==> flow/design.v <==
module pixel_sort_asc (
	 input clk, reset, soft_rst,
	 input enable, 
	 input      [15:0] Pixel_in1, Pixel_in2, Pixel_in3, Pixel_in4 , Pixel_in5 , Pixel_in6, Pixel_in7, Pixel_in8,
	 output reg [15:0] Pixel_out1, Pixel_out2, Pixel_out3, Pixel_out4 , Pixel_out5 , Pixel_out6, Pixel_out7, Pixel_out8,    output reg valid_out
);
integer i, j;
reg [15:0] array [1:8]; 
reg [15:0] temp;
reg [15:0] in1, in2, in3, in4, in5, in6, in7, in8;
always @(posedge clk)
 begin
 if (reset)
     begin
	  in1 <= 0;
	  in2 <= 0; 
	  in3 <= 0; 
	  in4 <=	0;
	  in5 <=	0; 
	  in6 <=	0; 
	  in7 <=	0; 
	  in8 <=	0; 
	  valid_out <= 0; 
		 Pixel_out1 <= 0;
		 Pixel_out2 <= 0;
		 Pixel_out3 <= 0;
		 Pixel_out4 <= 0;
		 Pixel_out5 <= 0;
		 Pixel_out6 <= 0;
		 Pixel_out7 <= 0;
		 Pixel_out8 <= 0; 
	  end 
	  else if(soft_rst)
		 begin 
	    in1 <=  0;
		 in2 <=  0; 
	    in3 <=  0; 
	    in4 <=	0;
	    in5 <=	0; 
	    in6 <=	0; 
	    in7 <=	0; 
	    in8 <=	0; 
	    valid_out <= 0; 
		 Pixel_out1 <= 0;
		 Pixel_out2 <= 0;
		 Pixel_out3 <= 0;
		 Pixel_out4 <= 0;
		 Pixel_out5 <= 0;
		 Pixel_out6 <= 0;
		 Pixel_out7 <= 0;
		 Pixel_out8 <= 0; 
       end
		 else  if(enable)
		 begin
       valid_out <= 1;
		in1<= Pixel_in1;
		in2<= Pixel_in2; 
		in3<= Pixel_in3; 
		in4<= Pixel_in4;  
		in5<=	Pixel_in5; 
		in6<=	Pixel_in6; 
		in7<=	Pixel_in7; 
		in8<=	Pixel_in8; 
		 Pixel_out1 <= array[8];
		 Pixel_out2 <= array[7];
		 Pixel_out3 <= array[6];
		 Pixel_out4 <= array[5];
		 Pixel_out5 <= array[4];
		 Pixel_out6 <= array[3];
		 Pixel_out7 <= array[2];
		 Pixel_out8 <= array[1];
	  	end
		 else begin
		 valid_out <= 0;
		 in1 <=  0;
		 in2 <=  0; 
	    in3 <=  0; 
	    in4 <=	0;
	    in5 <=	0; 
	    in6 <=	0; 
	    in7 <=	0; 
	    in8 <=	0; 
		 Pixel_out1 <= 0;
		 Pixel_out2 <= 0;
		 Pixel_out3 <= 0;
		 Pixel_out4 <= 0;
		 Pixel_out5 <= 0;
		 Pixel_out6 <= 0;
		 Pixel_out7 <= 0;
		 Pixel_out8 <= 0; 
       end	
 end 
 always @(*)
  begin
 if (reset)
     begin
		 array[1] =  0; 
		 array[2] =	 0;
		 array[3] =  0;
		 array[4] =  0;
		 array[5] =  0;
		 array[6] =  0;
		 array[7] =  0;
		 array[8] =  0;
	  end 
	  else if(soft_rst)
		 begin 
	    array[1] =  0; 
		 array[2] =	 0;
		 array[3] =  0;
		 array[4] =  0;
		 array[5] =  0;
		 array[6] =  0;
		 array[7] =  0;
		 array[8] =  0;
	     end
	else  begin
			 array[1] =  Pixel_in1; 
			 array[2] =	 Pixel_in2;
			 array[3] =  Pixel_in3;
			 array[4] =  Pixel_in4;
			 array[5] =  Pixel_in5;
			 array[6] =  Pixel_in6;
			 array[7] =  Pixel_in7;
			 array[8] =  Pixel_in8;
 for ( i= 8; i>0; i=i-1) begin
		for(j=1; j<i; j=j+1) begin 
		 if (array[j] < array[j + 1])
          begin
            temp = array[j];
            array[j] = array[j + 1];
            array[j + 1] = temp;
				end
		   end
		end
	end
 end 
endmodule 
# Tool chain data of pixel_sort_asc
# The steps from the RTL of pixel_sort_asc to its reports follow in flow order.
# Line numbers count from 1 in the design file above.
# Operators: Yosys type, input widths -> output width; for muxes data width and select width s.
# Not given: -
# inputs
top	pixel_sort_asc
clock_port	clk
library	sky130hd
lib_corner	tt_025C_1v80

# Word level
# Source: Yosys, flattened and elaborated. Widths are those after wreduce. Registers that Yosys merges into a memory's read port (data or address) are not register bits. Print and check cells do not count. Equal cells are merged and count once.
# bits
reg_bits	129
in_bits	132
output_inout_bits	129
wordCells	97
# op_classes
cmp	28
muxes	57
bitwise	1
reduce_and_logical	2
# ops
op	n
$mux 16	56
$lt 16x16->1	28
$reduce_or 3->1	1
$reduce_or 2->1	1
$not 1->1	1
$mux 1	1

# Logic depth
# Yosys ltp: most cells in a row. Word level: on the elaborated netlist, between registers, memories and ports. Mapped: between sequential cells and ports; inverters and the memories' decode and read muxes count.
# depth
ltp_word	26
abc_area	0
depth_mapped	192
depth_no_buf	171

# Netlist
# The flow's flattened synthesis, as Yosys stat reports it; memories are mapped. The netlist is that of the ABC_AREA named above (0 if unset); the other value can give another one.
# Totals and module areas in this step are rounded.
# synth_totals
stdcells	3571
yosys_area_mm2	0.0242
sequential_area_mm2	0.00258
ffs	129
buffers	160
# types
cell	n	type_area_um2
sky130_fd_sc_hd__ha_1	387	4.84E+03
sky130_fd_sc_hd__dfxtp_1	129	2.58E+03
sky130_fd_sc_hd__a21oi_1	431	2.16E+03
sky130_fd_sc_hd__mux2i_1	197	1.97E+03
sky130_fd_sc_hd__o21ai_0	347	1.74E+03
sky130_fd_sc_hd__nor2_1	455	1.71E+03
sky130_fd_sc_hd__nand2_1	364	1366.31
sky130_fd_sc_hd__inv_1	279	1.05E+03
sky130_fd_sc_hd__a21o_1	95	713.184
sky130_fd_sc_hd__nand4_1	79	494.224
sky130_fd_sc_hd__clkbuf_1	126	472.954
sky130_fd_sc_hd__a211oi_1	62	465.446
sky130_fd_sc_hd__mux2_2	28	315.302
sky130_fd_sc_hd__nor2b_1	45	281.52
sky130_fd_sc_hd__nand3_1	53	265.254
sky130_fd_sc_hd__nand2b_1	41	256.496
sky130_fd_sc_hd__o22ai_1	33	206.448
sky130_fd_sc_hd__nor3_1	34	170.163
# Other cell types: 82; their cells: 386.

# Timing after synthesis
# Source: OpenSTA report_checks on the synthesized netlist (no wires, ideal clock, input and output delay 20% of the period each), path of least setup slack; recovery checks are left aside. Register names are those of the netlist, which keeps one name where synthesis merged equal registers.
# synth_path
path_type	input -> register
startpoint	in Pixel_in2[1]
endpoint	reg Pixel_out8[15]
tclk_ps	38000
input_delay_ps	7600
setup_ps	135
launch_ps	7600
t_arrival_ps	39397
t_required_ps	37865
slack_ps	-1533
path_delay_ps	31932
stages	180
n_path_buf	19
period_less_setup_slack_ps	39533
# "path_delay_ps" = arrival - input delay + setup time.
# "stages": output pins that drive a net of the path, with the launching flip-flop's if there is one; two outputs of one cell count as two.
# "period_less_setup_slack_ps" = period - worst setup slack (recovery checks aside). The figure is calculated, with input and output delays left at 20% of the set period.
# The rows between start and end are the longest chain of elaborated cells between them; the timing report does not say that the signal goes this way. Where chains are equally long, one stands for them.
# A line is the first line of the expression or statement that the cell stems from. Yosys adds cells for indexed reads and writes and turns some case tables into memories.
# At most two assigning lines are given for a register; there are more.
# synth_between
cell_sequence	sky130_fd_sc_hd__inv_1 > sky130_fd_sc_hd__ha_1 > sky130_fd_sc_hd__a2111o_1 > sky130_fd_sc_hd__a311o_1 > sky130_fd_sc_hd__nor2_1 > sky130_fd_sc_hd__clkbuf_1 > sky130_fd_sc_hd__clkbuf_1 > sky130_fd_sc_hd__nor2_1 > sky130_fd_sc_hd__a21oi_1 > sky130_fd_sc_hd__inv_1 > sky130_fd_sc_hd__ha_1 > sky130_fd_sc_hd__a21oi_1 > sky130_fd_sc_hd__o21ai_1 > sky130_fd_sc_hd__a211o_1 > sky130_fd_sc_hd__or3_1 > sky130_fd_sc_hd__o31ai_4 > sky130_fd_sc_hd__clkbuf_1 > sky130_fd_sc_hd__clkbuf_1 > [144 not listed] > sky130_fd_sc_hd__a21oi_1 > sky130_fd_sc_hd__inv_1 > sky130_fd_sc_hd__o41ai_4 > sky130_fd_sc_hd__buf_4 > sky130_fd_sc_hd__mux2i_1 > sky130_fd_sc_hd__ha_1 > sky130_fd_sc_hd__nor2b_1 > sky130_fd_sc_hd__o21ai_0 > sky130_fd_sc_hd__nand2b_1 > sky130_fd_sc_hd__a21oi_1 > sky130_fd_sc_hd__nor2b_1 > sky130_fd_sc_hd__o21ai_0 > sky130_fd_sc_hd__nand2b_1 > sky130_fd_sc_hd__a221oi_1 > sky130_fd_sc_hd__o21ai_1 > sky130_fd_sc_hd__nor2_2 > sky130_fd_sc_hd__buf_2 > sky130_fd_sc_hd__o22ai_1
elab_chain_cells	26
cells_between	77
cone_lines	1
cone_classes	compare (28); mux (49)
# synth_rtl
element	line	text
start, declared	4	input [15:0] Pixel_in1, Pixel_in2, Pixel_in3, Pixel_in4 , Pixel_in5 , Pixel_in6, Pixel_in7, Pixel_in8,
$lt 16x16->1	128	if (array[j] < array[j + 1])
$mux 16	128
$lt 16x16->1	128
$mux 16	128
$lt 16x16->1	128
$mux 16	128
$lt 16x16->1	128
[12 not listed]	-
$mux 16	128
$lt 16x16->1	128
$mux 16	128
$lt 16x16->1	128
$mux 16	128
$lt 16x16->1	128
$mux 16	128
end, assigned	71	Pixel_out8 <= array[1];
end, assigned	90	Pixel_out8 <= 0;
end, declared	5	output reg [15:0] Pixel_out1, Pixel_out2, Pixel_out3, Pixel_out4 , Pixel_out5 , Pixel_out6, Pixel_out7, Pixel_ ...

# Path in the finished layout
# From the final timing report of entry B: the path of least setup slack in the routed layout; clock arrival at registers is part of the times.
# The report prints the path's times to 10 ps; the period is as set.
# layout_path
path_type	input -> register
startpoint	in Pixel_in1[1]
endpoint	reg Pixel_out8[5]
tclk_ps	20600
input_delay_ps	4120
setup_ps	100
launch_ps	4120
t_arrival_ps	32130
t_required_ps	20950
slack_ps	-11190
stages	167
n_path_buf	20
# The rows between start and end are the longest chain of elaborated cells between them; the timing report does not say that the signal goes this way. Where chains are equally long, one stands for them.
# At most two assigning lines are given for a register; there are more.
# layout_between
cell_sequence	sky130_fd_sc_hd__dlymetal6s2s_1 > sky130_fd_sc_hd__ha_4 > sky130_fd_sc_hd__a2111o_1 > sky130_fd_sc_hd__a311o_1 > sky130_fd_sc_hd__nor2_4 > sky130_fd_sc_hd__buf_6 > sky130_fd_sc_hd__clkbuf_16 > sky130_fd_sc_hd__nor2_1 > sky130_fd_sc_hd__a21oi_2 > sky130_fd_sc_hd__buf_4 > sky130_fd_sc_hd__inv_1 > sky130_fd_sc_hd__ha_1 > sky130_fd_sc_hd__nand2_1 > sky130_fd_sc_hd__a2111oi_4 > sky130_fd_sc_hd__o21ai_2 > sky130_fd_sc_hd__nand2_2 > sky130_fd_sc_hd__o31ai_4 > sky130_fd_sc_hd__buf_6 > [131 not listed] > sky130_fd_sc_hd__nand2b_1 > sky130_fd_sc_hd__o41ai_4 > sky130_fd_sc_hd__buf_4 > sky130_fd_sc_hd__mux2i_2 > sky130_fd_sc_hd__ha_1 > sky130_fd_sc_hd__a21oi_2 > sky130_fd_sc_hd__nor2b_1 > sky130_fd_sc_hd__o21ai_1 > sky130_fd_sc_hd__nand2b_1 > sky130_fd_sc_hd__a21oi_2 > sky130_fd_sc_hd__nor2b_1 > sky130_fd_sc_hd__o21ai_1 > sky130_fd_sc_hd__nand2b_1 > sky130_fd_sc_hd__a221oi_2 > sky130_fd_sc_hd__o21a_2 > sky130_fd_sc_hd__buf_6 > sky130_fd_sc_hd__a21oi_1 > sky130_fd_sc_hd__a211oi_1
elab_chain_cells	26
cells_between	77
cone_lines	1
cone_classes	compare (28); mux (49)
# layout_rtl
element	line	text
start, declared	4	input [15:0] Pixel_in1, Pixel_in2, Pixel_in3, Pixel_in4 , Pixel_in5 , Pixel_in6, Pixel_in7, Pixel_in8,
$lt 16x16->1	128	if (array[j] < array[j + 1])
$mux 16	128
$lt 16x16->1	128
$mux 16	128
$lt 16x16->1	128
$mux 16	128
$lt 16x16->1	128
[12 not listed]	-
$mux 16	128
$lt 16x16->1	128
$mux 16	128
$lt 16x16->1	128
$mux 16	128
$lt 16x16->1	128
$mux 16	128
end, assigned	71	Pixel_out8 <= array[1];
end, assigned	90	Pixel_out8 <= 0;
end, declared	5	output reg [15:0] Pixel_out1, Pixel_out2, Pixel_out3, Pixel_out4 , Pixel_out5 , Pixel_out6, Pixel_out7, Pixel_ ...

# Stored flow runs of pixel_sort_asc (3 of them; Yosys, OpenROAD, sky130hd). They differ in their settings and are not a sequence. Constraints: input delay and output delay 20% of the set period each, output load 0.01 pF.
# "period_reached_ps" is the run's clock period less its worst setup slack. It is reckoned from that one timing run; input and output delays stay at 20% of the period that was set.
# By "timing.worst_path_ps" is meant the share of the clock period that the worst setup path is allowed (20% is reserved at inputs, 20% at outputs), minus its slack. Clock arrival times at its registers enter into it.
# "timing.worst_path_ps" is known to 10 ps.
# Values from the reports are rounded here.
# A setting shown as -- is not set for that run.
# Results: -- = not shown.
stored run	ABC_AREA	CELL_PAD_IN_SITES_DETAIL_PLACEMENT	CELL_PAD_IN_SITES_GLOBAL_PLACEMENT	CORE_ASPECT_RATIO	CORE_UTILIZATION	CTS_CLUSTER_DIAMETER	GPL_ROUTABILITY_DRIVEN	MAX_ROUTING_LAYER	PLACE_DENSITY_LB_ADDON	SLEW_MARGIN	period_ns	CAP_MARGIN	CORE_MARGIN	SETUP_SLACK_MARGIN	MIN_ROUTING_LAYER	post_synth_area_mm2	period_reached_ps	worst_setup_slack_ps	timing.worst_path_ps	critical_path_kind	post_route_stdcell_area_mm2	layout_utilization_pct	setup_tns_ps	fin_hold_ws_ps	die_mm2
entry A	0	0	2	1.4	70	75	0	met4	0.06	20	41.6	20	2	--	--	--	--	--	--	--	--	--	--	--	--
entry B	--	--	--	--	40	--	--	--	--	20	20.6	20	2	1.0	--	0.0242	31788	-11200	27670	input -> register	0.0444	73.8	-741000	4310	0.0625
entry C	--	2	1	0.78	40	--	--	--	0.11	40	38.0	20	4	1.0	met2	--	--	--	--	--	--	--	--	--	--
# Entry A: no final report: placement broke off with FLW-0024
# Entry C: no final report: placement broke off with DPL-0033
